==> flow/design.v <==
`timescale 1ns / 1ps
module clk_div(
   input wire sys_clk,
   input wire sys_clk_rst,
   output wire gen_clk, 
   output wire ps_clk, 
   output wire fsk_clk, 
   output wire gen_en,
   output wire ps_en,
   output wire fsk_en
);
   parameter fsk_div=5;
   parameter ps_div=fsk_div*16;
   parameter gen_div=ps_div*16;
   reg [$clog2(fsk_div)-1:0] fsk_cnt;
   reg [$clog2(ps_div)-1:0] ps_cnt;
   reg [$clog2(gen_div)-1:0] gen_cnt;
   reg gen_clk_reg;
   reg ps_clk_reg;
   reg fsk_clk_reg;
   assign gen_clk=gen_clk_reg;
   assign ps_clk=ps_clk_reg;
   assign fsk_clk=fsk_clk_reg;
   assign gen_en=~(gen_cnt<gen_div-1) & ~gen_clk_reg;
   assign ps_en=~(ps_cnt<ps_div-1) & ~ps_clk_reg;
   assign fsk_en=~(fsk_cnt<fsk_div-1) & ~fsk_clk_reg;
   always@(posedge sys_clk or posedge sys_clk_rst) begin
     if(sys_clk_rst) begin
       gen_cnt<=32'd0;
       ps_cnt<=32'd0;
       fsk_cnt<=32'd0;
       gen_clk_reg<=1'b0;
       ps_clk_reg<=1'b0;
       fsk_clk_reg<=1'b0;
     end
     else begin
       if(gen_cnt<gen_div-1) begin
         gen_cnt<=gen_cnt+32'd1;
         gen_clk_reg<=gen_clk_reg;
       end
       else begin
         gen_cnt<=32'd0;
         gen_clk_reg<=~gen_clk_reg;
       end
       if(ps_cnt<ps_div-1) begin
         ps_cnt<=ps_cnt+32'd1;
         ps_clk_reg<=ps_clk_reg;
       end
       else begin
         ps_cnt<=32'd0;
         ps_clk_reg<=~ps_clk_reg;
       end
       if(fsk_cnt<fsk_div-1) begin
         fsk_cnt<=fsk_cnt+32'd1;
         fsk_clk_reg<=fsk_clk_reg;
       end
       else begin
         fsk_cnt<=32'd0;
         fsk_clk_reg<=~fsk_clk_reg;
       end
     end
   end
endmodule
`timescale 1ns / 1ps
module sig_gen(
  input wire clk,
  input wire rst,
  input wire en,
  output wire [7:0] data_out
);
  reg [7:0] data_out_reg;
  assign data_out=data_out_reg;
  always@(posedge clk or posedge rst) begin
   if(rst) begin
    data_out_reg<=8'd0;
   end
   else if(en) begin
    data_out_reg<=data_out_reg+8'd1;
   end
  end
endmodule
`timescale 1ns / 1ps
module hamming_encode(
    input wire [7:0] bitstream,
    input wire clk,
    input wire rst,
    input wire en,
    output wire [15:0] hammingcode
);    
    reg [2:0] check1;
    reg [2:0] check2;
    reg [15:0] hammingcode_reg;
    assign hammingcode=hammingcode_reg;
always @(*) begin
    check1[2] <= bitstream[7] ^ bitstream[6] ^ bitstream[5];
    check1[1] <= bitstream[7] ^ bitstream[6] ^ bitstream[4];
    check1[0] <= bitstream[7] ^ bitstream[5] ^ bitstream[4];
    check2[2] <= bitstream[3] ^ bitstream[2] ^ bitstream[1];
    check2[1] <= bitstream[3] ^ bitstream[2] ^ bitstream[0];
    check2[0] <= bitstream[3] ^ bitstream[1] ^ bitstream[0];
end
always @(posedge clk or posedge rst) begin
    if (rst) begin
        hammingcode_reg <= 16'd0;
    end
    else if (en) hammingcode_reg <= {2'b11,bitstream[7:4], check1[2:0], bitstream[3:0], check2[2:0]};
end
endmodule
`timescale 1ns / 1ps
module P2S(
   input wire clk, 
   input wire rst,
   input wire en,
   input wire [15:0] din,
   output reg dout,
   output reg sig_valid
    );
    reg [3:0] cnt;
    always@(posedge clk or posedge rst) begin
      if(rst) begin
        cnt <= 4'd0;
        dout <= 1'b0;
        sig_valid <= 1'b0;
      end
      else if(en) begin
      if(din[15:14]==2'b11) begin
        dout <= din[15-cnt];
        sig_valid<=1'b1;
        if(cnt<=14) cnt <= cnt + 4'd1;
        else cnt <= 4'd0;
       end 
       else sig_valid<=1'b0;
      end
    end
endmodule
`timescale 1ns / 1ps
module fsk_modulate (
    input wire clk,
    input wire rst,
    input wire en,
    input wire bit_in,
    input wire sig_valid,
    output wire wave_out
);
    reg [3:0] cnt;
    reg wave_h, wave_l;
    always @(posedge clk or posedge rst) begin
		if (rst) begin
			cnt <= 4'b0000;
			wave_h <= 0;
			wave_l <= 0;
		end
		else if (en) begin
		 if(sig_valid) begin
			if(cnt == 4'b0111) begin
				wave_h <= ~wave_h;
				wave_l <= ~wave_l;
				cnt <= 4'b0000;
			end
			else if(~(cnt%4)) begin
				wave_h <= ~wave_h;
			end
			cnt <= cnt + 1;
		 end
		 else cnt<=4'b0;
		end
    end
    assign wave_out = bit_in?wave_h:wave_l;
endmodule
`timescale 1ns / 1ps
module fsk_demodulate(
   input wire clk,
   input wire rst,
   input wire en,
   input wire in,
   output reg out
 );
    reg [4:0] zeronum;
    reg [4:0] clknum;
    reg last,outreg;
    always@(posedge clk or posedge rst)
    begin
		if (rst) begin
			last<=0;
			zeronum<=0;
			clknum<=5'b0;
			outreg<=0;
			out<=0;
		end
		else if (en) begin
			clknum<=clknum+1;
			if(in!=last)
			begin
				zeronum<=zeronum+1;
			end
			if(clknum == 3) 
			begin
				if(zeronum > 1)
				begin
					outreg<=1;
				end
				else
				begin
					outreg<=0;
				end
			end 
			if(clknum == 15)
			begin
				clknum<=0;
				zeronum<=0;
				out<=outreg;
			end
			last<=in;
		end
    end
endmodule
`timescale 1ns / 1ps
module S2P(
  input wire clk, 
  input wire rst,
  input wire en,
  input wire din,
  output reg [13:0] hammingcode
    );
    reg [1:0] current;
    reg [1:0] next;
    parameter IDLE = 2'b00;
    parameter START = 2'b01;
    parameter RECEIVE = 2'b11;
    reg [13:0] temp_reg;
    reg current_bit;
    reg [15:0] cnt;
    reg flag; 
    always@(posedge clk or posedge rst) begin
      if(rst) begin
       current <= IDLE;
      end
      else if(en) begin
       current <= next;
      end
    end
    always@(*) begin
     case(current)
      IDLE:
        if(current_bit) next<=START;
        else next<=IDLE;
      START:
        if(current_bit) next<=RECEIVE;
        else next<=IDLE; 
      RECEIVE:begin
        if(cnt<13) begin
         next <= RECEIVE; 
        end
        else begin
         next <= IDLE;
        end
      end
      default:next <= IDLE;
     endcase
    end
    always@(posedge clk or posedge rst) begin
     if(rst) begin
      current_bit <= 1'b0;
      temp_reg <= 14'b0;
      cnt <= 16'd0;
      flag <= 1'b0;
      hammingcode <= 14'b0;
     end
     else if(en) begin
      current_bit<=din;
      case(current)
        IDLE:begin
         flag<=1'b0;
         temp_reg<=14'b0;
        end
        START:begin
         flag<=1'b0;
         temp_reg<=14'b0;
        end
        RECEIVE:begin
         temp_reg[13-cnt]<=current_bit;
         cnt<=cnt+16'd1;
         flag<=1'b0;
         if(cnt==13) begin
          flag<=1'b1;
          cnt<=16'd0;
         end
        end
        default:begin
         flag<=1'b0;
         temp_reg<=14'b0;
        end
      endcase
      if(flag) begin
       hammingcode <= temp_reg;
      end
     end
    end
endmodule
`timescale 1ns / 1ps
module hamming_decode(
    input [13:0] code,
    input clk,
    input rst,
    input en,
    output reg [7:0] bitstream
    );
    reg [2:0] check1;
    reg [2:0] check2;
always @(*) begin
    check1[2] <= code[13] ^ code[12] ^ code[11] ^ code[9];
    check1[1] <= code[13] ^ code[12] ^ code[10] ^ code[8];
    check1[0] <= code[13] ^ code[11] ^ code[10] ^ code[7];
    check2[2] <= code[6] ^ code[5] ^ code[4] ^ code[2];
    check2[1] <= code[6] ^ code[5] ^ code[3] ^ code[1];
    check2[0] <= code[6] ^ code[4] ^ code[3] ^ code[0];
end
always @(posedge clk or posedge rst) begin
     if (rst) begin
       bitstream <= 4'd0;
     end
     else if (en) begin
        case(check1)
            3'b111: bitstream[7:4] <= {~code[13], code[12:10]};
            3'b110: bitstream[7:4] <= {code[13], ~code[12], code[11:10]};
            3'b101: bitstream[7:4] <= {code[13:12], ~code[11], code[10]};
            3'b011: bitstream[7:4] <= {code[13:11], ~code[10]};
            default: bitstream[7:4] <= code[13:10];
        endcase
        case(check2)
            3'b111: bitstream[3:0] <= {~code[6], code[5:3]};
            3'b110: bitstream[3:0] <= {code[6], ~code[5], code[4:3]};
            3'b101: bitstream[3:0] <= {code[6:5], ~code[4], code[3]};
            3'b011: bitstream[3:0] <= {code[6:4], ~code[3]};
            default: bitstream[3:0] <= code[6:3];
        endcase
     end
end
endmodule
`timescale 1ns / 1ps
module Tx_top(
  input wire sys_clk,
  input wire sys_clk_rst,
  input wire rst,
  output wire [7:0] data_out, 
  output wire [15:0] hammingcode,
  output wire fsk_out 
);
  wire gen_clk;
  wire ps_clk;
  wire fsk_clk;
  wire gen_en;
  wire ps_en;
  wire fsk_en;
  clk_div my_clk_div(
   .sys_clk(sys_clk),
   .sys_clk_rst(sys_clk_rst),
   .gen_clk(gen_clk),
   .ps_clk(ps_clk),
   .fsk_clk(fsk_clk),
   .gen_en(gen_en),
   .ps_en(ps_en),
   .fsk_en(fsk_en)
  );
  sig_gen my_sig_gen(
    .clk(sys_clk),
    .en(gen_en),
    .rst(rst),
    .data_out(data_out)
  );
  hamming_encode my_hamming_encode(
    .bitstream(data_out),
    .clk(sys_clk),
    .en(gen_en),
    .rst(rst),
    .hammingcode(hammingcode)
  );
  wire dout;
  wire sig_valid;
  P2S my_P2S(
    .clk(sys_clk),
    .en(ps_en),
    .rst(rst),
    .din(hammingcode),
    .dout(dout),
    .sig_valid(sig_valid)
  );
  fsk_modulate my_fsk_modulate(
    .clk(sys_clk),
    .en(fsk_en),
    .rst(rst),
    .bit_in(dout),
    .sig_valid(sig_valid),
    .wave_out(fsk_out)
  );
endmodule
`timescale 1ns / 1ps
module Rx_top(
  input wire sys_clk,
  input wire sys_clk_rst,
  input wire rst,
  input wire bit_in, 
  output wire [13:0] hammingcode,
  output wire [7:0] sig_out
);
  wire gen_clk;
  wire ps_clk;
  wire fsk_clk;
  wire gen_en;
  wire ps_en;
  wire fsk_en;
  clk_div my_clk_div(
   .sys_clk(sys_clk),
   .sys_clk_rst(sys_clk_rst),
   .gen_clk(gen_clk),
   .ps_clk(ps_clk),
   .fsk_clk(fsk_clk),
   .gen_en(gen_en),
   .ps_en(ps_en),
   .fsk_en(fsk_en)
  );
  wire de_fsk_out;
  fsk_demodulate my_fsk_demodulate(
    .clk(sys_clk),
    .en(fsk_en),
    .rst(rst),
    .in(bit_in),
    .out(de_fsk_out)
  );
  S2P my_S2P(
    .clk(sys_clk),
    .en(ps_en),
    .rst(rst),
    .din(de_fsk_out),
    .hammingcode(hammingcode)
  );
  hamming_decode my_hamming_decode(
    .code(hammingcode),
    .clk(sys_clk),
    .en(gen_en),
    .rst(rst),
    .bitstream(sig_out)
  );
endmodule
`timescale 1ns / 1ps
module comm_top(
  input wire sys_clk,
  input wire sys_clk_rst,
  input wire rst,
  input wire bit_in, 
  output wire bit_out, 
  output wire [7:0] data_trans, 
  output wire [7:0] data_recev 
);
  wire [15:0] en_hamming_code; 
  wire [13:0] de_hamming_code; 
Tx_top my_Tx_top(
  .sys_clk(sys_clk),
  .sys_clk_rst(sys_clk_rst),
  .rst(rst),
  .data_out(data_trans), 
  .hammingcode(en_hamming_code),
  .fsk_out(bit_out) 
);
Rx_top my_Rx_top(
  .sys_clk(sys_clk),
  .sys_clk_rst(sys_clk_rst),
  .rst(rst),
  .bit_in(bit_in), 
  .hammingcode(de_hamming_code),
  .sig_out(data_recev) 
);
endmodule
==> reports on comm_top <==
== Step by step through the tools: comm_top ==
Module comm_top before and after one edit of its RTL, step after step.
"original" refers to lines of the RTL above, "edited" to lines of the edited file.
"change" is "edited" less "original", of the values as shown.
Operators carry their Yosys type and port widths (W data, S select, Z words).
Cell names lack the library's common part.
A cell with - has no value.
Inputs
  top: comm_top
  clock input: sys_clk
  library: sky130hd
  corner: tt_025C_1v80

== Edit of the RTL ==
The edit as a unified diff against the file above.
A script made this edit. It changes what the design does and was not meant as an optimisation.
begin of diff
@@ -451,6 +451,10 @@
   output wire bit_out, 
   output wire [7:0] data_trans, 
-  output wire [7:0] data_recev 
-);
+  output wire [7:0] data_recev_out 
+);
+  wire [7:0] data_recev;
+  reg [7:0] data_recev_q;
+  always @(posedge sys_clk) data_recev_q <= data_recev;
+  assign data_recev_out = data_recev_q;
   wire [15:0] en_hamming_code; 
   wire [13:0] de_hamming_code; 
end of diff

== Elaborated design ==
Source: Yosys, flattened and elaborated, memories not mapped. Widths are those after wreduce. Registers that Yosys merges into a memory's read port (data or address) are not register bits. Print and check cells do not count. Equal cells are merged and count once.
Operators by class
  muxes and demuxes: original 26, edited 26, change 0
  bitwise operators: original 58, edited 58, change 0
  magnitude comparators: original 9, edited 9, change 0
  shifts and indexed selects: original 3, edited 3, change 0
  eq/ne operators: original 16, edited 16, change 0
  reductions and logical operators: original 12, edited 12, change 0
  add/subtract/negate cells: original 15, edited 15, change 0
Operators by type and width
  $xor A1 B1 Y1: original 26, edited 26, change 0
  $not A1 Y1: original 22, edited 22, change 0
  $mux W1: original 8, edited 8, change 0
  $and A1 B1 Y1: original 6, edited 6, change 0
  $eq A3 B3 Y1 const B: original 6, edited 6, change 0
  $reduce_and A2 Y1: original 6, edited 6, change 0
  $mux W5: original 3, edited 3, change 0
  $add A11 B1 Y11 const B: original 2, edited 2, change 0
  $add A3 B1 Y3 const B: original 2, edited 2, change 0
  $add A4 B1 Y4 const B: original 2, edited 2, change 0
  $add A5 B1 Y5 const B: original 2, edited 2, change 0
  $add A7 B1 Y7 const B: original 2, edited 2, change 0
  $eq A2 B2 Y1 const B: original 2, edited 2, change 0
  $eq A3 B2 Y1 const B: original 2, edited 2, change 0
  $lt A11 B11 Y1 const B: original 2, edited 2, change 0
  $lt A3 B3 Y1 const B: original 2, edited 2, change 0
  $lt A7 B7 Y1 const B: original 2, edited 2, change 0
  $mux W11: original 2, edited 2, change 0
  $mux W2: original 2, edited 2, change 0
  $mux W3: original 2, edited 2, change 0
  $mux W4: original 2, edited 2, change 0
  $mux W7: original 2, edited 2, change 0
  $pmux W4 S4: original 2, edited 2, change 0
  $reduce_and A3 Y1: original 2, edited 2, change 0
  $reduce_bool A2 Y1: original 2, edited 2, change 0
  $add A16 B1 Y16 const B: original 1, edited 1, change 0
  $add A8 B1 Y8 const B: original 1, edited 1, change 0
  $and A14 B14 Y14: original 1, edited 1, change 0
Not every row of either side is listed.
Bit counts
  output and inout bits: original 17, edited 17, change 0
  register bits after elaboration: original 152, edited 160, change +8
  input port bits: original 4, edited 4, change 0

== Depth ==
Yosys ltp: most cells in a row. Word level: on the elaborated netlist, between registers, memories and ports. Mapped: between sequential cells and ports; inverters and the memories' decode and read muxes count.
Logic depth
  depth in word-level cells: original 7, edited 7, change 0
  ABC_AREA: original 0, edited 0
  mapped depth: original 15, edited 14, change -1
  gate-level depth less buffers: original 13, edited 13, change 0

== Synthesis result ==
The flow's flattened synthesis, as Yosys stat reports it; memories are mapped. The netlist is that of the ABC_AREA named above (0 if unset); the other value can give another one.
Cell types
  o21ai_0: original 28, edited 46, change +18
  a22o_1: original 2, edited 14, change +12
  and3_1: original 20, edited 10, change -10
  nand2_1: original 112, edited 104, change -8
  nand3_1: original 37, edited 45, change +8
  dfxtp_1: original 0, edited 8, change +8
  nand4_1: original 20, edited 13, change -7
  o2111ai_1: original 7, edited 0, change -7
  xnor2_1: original 64, edited 59, change -5
  o211ai_1: original 7, edited 2, change -5
  o21ai_1: original 0, edited 5, change +5
  xor2_1: original 45, edited 41, change -4
  nand2b_1: original 6, edited 10, change +4
  or3_1: original 3, edited 7, change +4
  a21oi_1: original 22, edited 25, change +3
  o31ai_1: original 6, edited 9, change +3
  a32oi_1: original 4, edited 1, change -3
  a2bb2oi_1: original 3, edited 0, change -3
Not every row of either side is listed.
Mapped netlist
  standard cells after synthesis: original 808, edited 840, change +32
  mapped area (um^2): original 8021.4, edited 8318.0, change +296.6
  mapped flip-flops: original 153, edited 161, change +8
  sequential area (um^2): original 3829.9, edited 3990.1, change +160.2
By module: a second synthesis without flattening, with its own total; a netlist apart from the flattened one above.
Unflattened totals
  cells (unflattened synthesis): original 875, edited 883, change +8
  area (unflattened synthesis) (um^2): original 9001.1, edited 9161.3, change +160.2
Rows give one instance, submodules left out.
Modules, original
  S2P: area 3460.8 um^2, times used 1, seq. area 1227.4 um^2, cells 367
  clk_div: area 1111.1 um^2, times used 2, seq. area 600.6 um^2, cells 103
  hamming_decode: area 794.5 um^2, times used 1, seq. area 200.2 um^2, cells 92
  fsk_demodulate: area 729.4 um^2, times used 1, seq. area 325.3 um^2, cells 68
  hamming_encode: area 705.7 um^2, times used 1, seq. area 375.4 um^2, cells 40
  P2S: area 452.9 um^2, times used 1, seq. area 150.1 um^2, cells 48
  sig_gen: area 345.3 um^2, times used 1, seq. area 200.2 um^2, cells 27
  fsk_modulate: area 290.3 um^2, times used 1, seq. area 150.1 um^2, cells 27
  Rx_top: area 0.0 um^2, times used 1, seq. area 0.0 um^2, cells 0
  Tx_top: area 0.0 um^2, times used 1, seq. area 0.0 um^2, cells 0
  comm_top: area 0.0 um^2, times used 1, seq. area 0.0 um^2, cells 0
Modules, edited
  S2P: area 3460.8 um^2, times used 1, seq. area 1227.4 um^2, cells 367
  clk_div: area 1111.1 um^2, times used 2, seq. area 600.6 um^2, cells 103
  hamming_decode: area 794.5 um^2, times used 1, seq. area 200.2 um^2, cells 92
  fsk_demodulate: area 729.4 um^2, times used 1, seq. area 325.3 um^2, cells 68
  hamming_encode: area 705.7 um^2, times used 1, seq. area 375.4 um^2, cells 40
  P2S: area 452.9 um^2, times used 1, seq. area 150.1 um^2, cells 48
  sig_gen: area 345.3 um^2, times used 1, seq. area 200.2 um^2, cells 27
  fsk_modulate: area 290.3 um^2, times used 1, seq. area 150.1 um^2, cells 27
  comm_top: area 160.2 um^2, times used 1, seq. area 160.2 um^2, cells 8
  Rx_top: area 0.0 um^2, times used 1, seq. area 0.0 um^2, cells 0
  Tx_top: area 0.0 um^2, times used 1, seq. area 0.0 um^2, cells 0

== Path before layout ==
Source: OpenSTA report_checks on the synthesized netlist (no wires, ideal clock, input and output delay 20% of the period each), path of least setup slack; recovery checks are left aside. Register names are those of the netlist, which keeps one name where synthesis merged equal registers.
Timing path after synthesis
  kind: original register to register, edited register to register
  start: original reg my_Rx_top.my_S2P.cnt[1], edited reg my_Rx_top.my_S2P.cnt[1]
  end: original reg my_Rx_top.my_S2P.temp_reg[9], edited reg my_Rx_top.my_S2P.temp_reg[6]
  stages on the path: original 16, edited 14, change -2
  period (ns): original 10.0, edited 10.0, change 0.0
  slack (ns): original 6.512, edited 6.244, change -0.268
  required time (ns): original 9.863, edited 9.879, change +0.016
  launch time at the first pin (ns): original 0.000, edited 0.000, change 0.000
  data arrival time (ns): original 3.351, edited 3.635, change +0.284
  path buffers: original 2, edited 0, change -2
  path delay (ns): original 3.488, edited 3.756, change +0.268
  period reached after synthesis (ns): original 3.488, edited 3.756, change +0.268
"path delay" is the arrival time less input delay plus setup time.
"stages on the path": output pins that drive a net of the path, with the launching flip-flop's if there is one; two outputs of one cell count as two.
"period reached after synthesis" = period - worst setup slack (recovery checks aside). The figure is calculated, with input and output delays left at 20% of the set period.
The rows between start and end are the longest chain of elaborated cells between them; the timing report does not say that the signal goes this way. Where chains are equally long, one stands for them.
A line is the first line of the expression or statement that the cell stems from. Yosys adds cells for indexed reads and writes and turns some case tables into memories.
A register here has more assigning lines than the two given.
Where a signal picks the word or bit written, the line may be left out of the assigning lines.
Between the ends, after synthesis, original
  cells stage by stage: dfrtp_1 > ha_1 > buf_2 > a2111oi_4 > nand3_2 > nor4b_2 > o2111ai_1 > nor3_1 > ha_1 > inv_1 > nor3_1 > a32o_1 > clkbuf_1 > o2111ai_1 > a21oi_1 > o32ai_2
  length of the longest elaborated chain: 7
  elaborated cells on any way between the ends: 8
  source lines of those cells: 2
RTL lines, path after synthesis, original
  start, declared: RTL line 232  | reg [15:0] cnt;
  start, assigned: RTL line 265  | cnt <= 16'd0;
  start, assigned: RTL line 282  | cnt<=cnt+16'd1;
  $sub A4 B16 Y17: RTL line 281  | temp_reg[13-cnt]<=current_bit;
  $neg A32 Y33: RTL line 281
  $shift A1 B33 Y14: RTL line 281
  $not A14 Y14: RTL line 281
  $and A14 B14 Y14: RTL line 281
  $or A14 B14 Y14: RTL line 281
  $mux W14: RTL line 271  | case(current)
  end, assigned: RTL line 264  | temp_reg <= 14'b0;
  end, assigned: RTL line 274  | temp_reg<=14'b0;
  end, declared: RTL line 230  | reg [13:0] temp_reg;
Between the ends, after synthesis, edited
  cells stage by stage: dfrtp_1 > ha_1 > a211oi_2 > nand2_1 > o22ai_2 > nand3_1 > nor4b_1 > ha_1 > or4b_4 > a211oi_4 > nand3_2 > nor2_1 > mux2_1 > a22o_1
  length of the longest elaborated chain: 7
  elaborated cells on any way between the ends: 8
  source lines of those cells: 2
RTL lines, path after synthesis, edited
  start, declared: RTL line 232  | reg [15:0] cnt;
  start, assigned: RTL line 265  | cnt <= 16'd0;
  start, assigned: RTL line 282  | cnt<=cnt+16'd1;
  $sub A4 B16 Y17: RTL line 281  | temp_reg[13-cnt]<=current_bit;
  $neg A32 Y33: RTL line 281
  $shift A1 B33 Y14: RTL line 281
  $not A14 Y14: RTL line 281
  $and A14 B14 Y14: RTL line 281
  $or A14 B14 Y14: RTL line 281
  $mux W14: RTL line 271  | case(current)
  end, assigned: RTL line 264  | temp_reg <= 14'b0;
  end, assigned: RTL line 274  | temp_reg<=14'b0;
  end, declared: RTL line 230  | reg [13:0] temp_reg;

== Path in the finished layout ==
Path of least setup slack in the final report of each run of set A (OpenROAD, finished layout, wires in). Where an end is a register, its clock arrival counts in the times.
Timing path post-layout
  kind: original register to register, edited register to register
  start: original reg my_Rx_top.my_S2P.cnt[1], edited reg my_Rx_top.my_S2P.cnt[2]
  end: original reg my_Rx_top.my_S2P.temp_reg[9], edited reg my_Rx_top.my_S2P.temp_reg[6]
  data arrival time (ns): original 4.44, edited 4.94, change +0.50
  slack (ns): original 5.89, edited 5.37, change -0.52
  path buffers: original 0, edited 0, change 0
  launch time at the first pin (ns): original 0.42, edited 0.42, change 0.00
  required time (ns): original 10.33, edited 10.31, change -0.02
  period (ns): original 10.0, edited 10.0, change 0.0
  stages on the path: original 13, edited 14, change +1
The rows between start and end are the longest chain of elaborated cells between them; the timing report does not say that the signal goes this way. Where chains are equally long, one stands for them.
A register here has more assigning lines than the two given.
Where a signal picks the word or bit written, the line may be left out of the assigning lines.
Between the ends, post-layout, original
  cells stage by stage: dfrtp_1 > ha_1 > a2111oi_4 > nand3_2 > nor4b_2 > o2111ai_1 > nor3_1 > ha_1 > nand2b_1 > a2111oi_4 > or2_1 > nand4_4 > o32ai_2
  length of the longest elaborated chain: 7
  elaborated cells on any way between the ends: 8
  source lines of those cells: 2
RTL lines, path post-layout, original
  start, declared: RTL line 232  | reg [15:0] cnt;
  start, assigned: RTL line 265  | cnt <= 16'd0;
  start, assigned: RTL line 282  | cnt<=cnt+16'd1;
  $sub A4 B16 Y17: RTL line 281  | temp_reg[13-cnt]<=current_bit;
  $neg A32 Y33: RTL line 281
  $shift A1 B33 Y14: RTL line 281
  $not A14 Y14: RTL line 281
  $and A14 B14 Y14: RTL line 281
  $or A14 B14 Y14: RTL line 281
  $mux W14: RTL line 271  | case(current)
  end, assigned: RTL line 264  | temp_reg <= 14'b0;
  end, assigned: RTL line 274  | temp_reg<=14'b0;
  end, declared: RTL line 230  | reg [13:0] temp_reg;
Between the ends, post-layout, edited
  cells stage by stage: dfrtp_1 > ha_1 > nor2b_1 > a21oi_1 > o22ai_1 > nand3_1 > nor4b_1 > ha_1 > or4b_4 > a211oi_4 > nand3_2 > nor2_1 > mux2_1 > a22o_1
  length of the longest elaborated chain: 7
  elaborated cells on any way between the ends: 8
  source lines of those cells: 2
RTL lines, path post-layout, edited
  start, declared: RTL line 232  | reg [15:0] cnt;
  start, assigned: RTL line 265  | cnt <= 16'd0;
  start, assigned: RTL line 282  | cnt<=cnt+16'd1;
  $sub A4 B16 Y17: RTL line 281  | temp_reg[13-cnt]<=current_bit;
  $neg A32 Y33: RTL line 281
  $shift A1 B33 Y14: RTL line 281
  $not A14 Y14: RTL line 281
  $and A14 B14 Y14: RTL line 281
  $or A14 B14 Y14: RTL line 281
  $mux W14: RTL line 271  | case(current)
  end, assigned: RTL line 264  | temp_reg <= 14'b0;
  end, assigned: RTL line 274  | temp_reg<=14'b0;
  end, declared: RTL line 230  | reg [13:0] temp_reg;

== Flow runs ==
Runs of the flow (Yosys, OpenROAD) on both versions; the two runs of a pair have the same settings. The constraints put input and output delay at 20% of the set period each and load the outputs with 0.01 pF.
Settings, set A
  CORE_UTILIZATION: 40
  period_ns: 10.0
  CAP_MARGIN: 20
  CORE_MARGIN: 2
  SLEW_MARGIN: 20
Results, set A
  setup TNS (ns): original 0.000, edited 0.000, change 0.000
  area of the die (um^2): original 21202.3, edited 21964.7, change +762.4
  utilization in the final report: original 0.458, edited 0.459, change +0.001
  standard-cell area after layout (um^2): original 8964.9, edited 9317.7, change +352.8
  clock period achieved (ns): original 4.106, edited 4.629, change +0.523
  total power after layout (µW): original 1263, edited 1350, change +87
  smallest setup slack (ns): original 5.894, edited 5.371, change -0.523
  chip area after synthesis (Yosys) (um^2): original 8021.4, edited 8318.0, change +296.6
Settings, set B
  CAP_MARGIN: 5
  CELL_PAD_IN_SITES_DETAIL_PLACEMENT: 1
  CORE_UTILIZATION: 26
  GPL_TIMING_DRIVEN: 1
  MAX_ROUTING_LAYER: met4
  MIN_ROUTING_LAYER: met1
  SETUP_SLACK_MARGIN: 0.42
  SLEW_MARGIN: 35
  TNS_END_PERCENT: 65
  period_ns: 5.81
  CORE_MARGIN: 2
Results, set B
  setup TNS (ns): original 0.000, edited 0.000, change 0.000
  area of the die (um^2): original 32272.3, edited 33439.6, change +1167.3
  utilization in the final report: original 0.302, edited 0.301, change -0.001
  standard-cell area after layout (um^2): original 9217.6, edited 9486.6, change +269.0
  clock period achieved (ns): original 4.082, edited 4.753, change +0.671
  total power after layout (µW): original 2330, edited 2335, change +5
  smallest setup slack (ns): original 1.728, edited 1.057, change -0.671
  chip area after synthesis (Yosys) (um^2): original 8021.4, edited 8318.0, change +296.6
"clock period achieved" is the run's clock period less its worst setup slack. It is reckoned from that one timing run; input and output delays stay at 20% of the period that was set.
By "total power after layout" is meant OpenSTA's value without simulated activity: inputs other than the clock are taken to toggle once in ten clock periods, and the tool carries that through the logic.
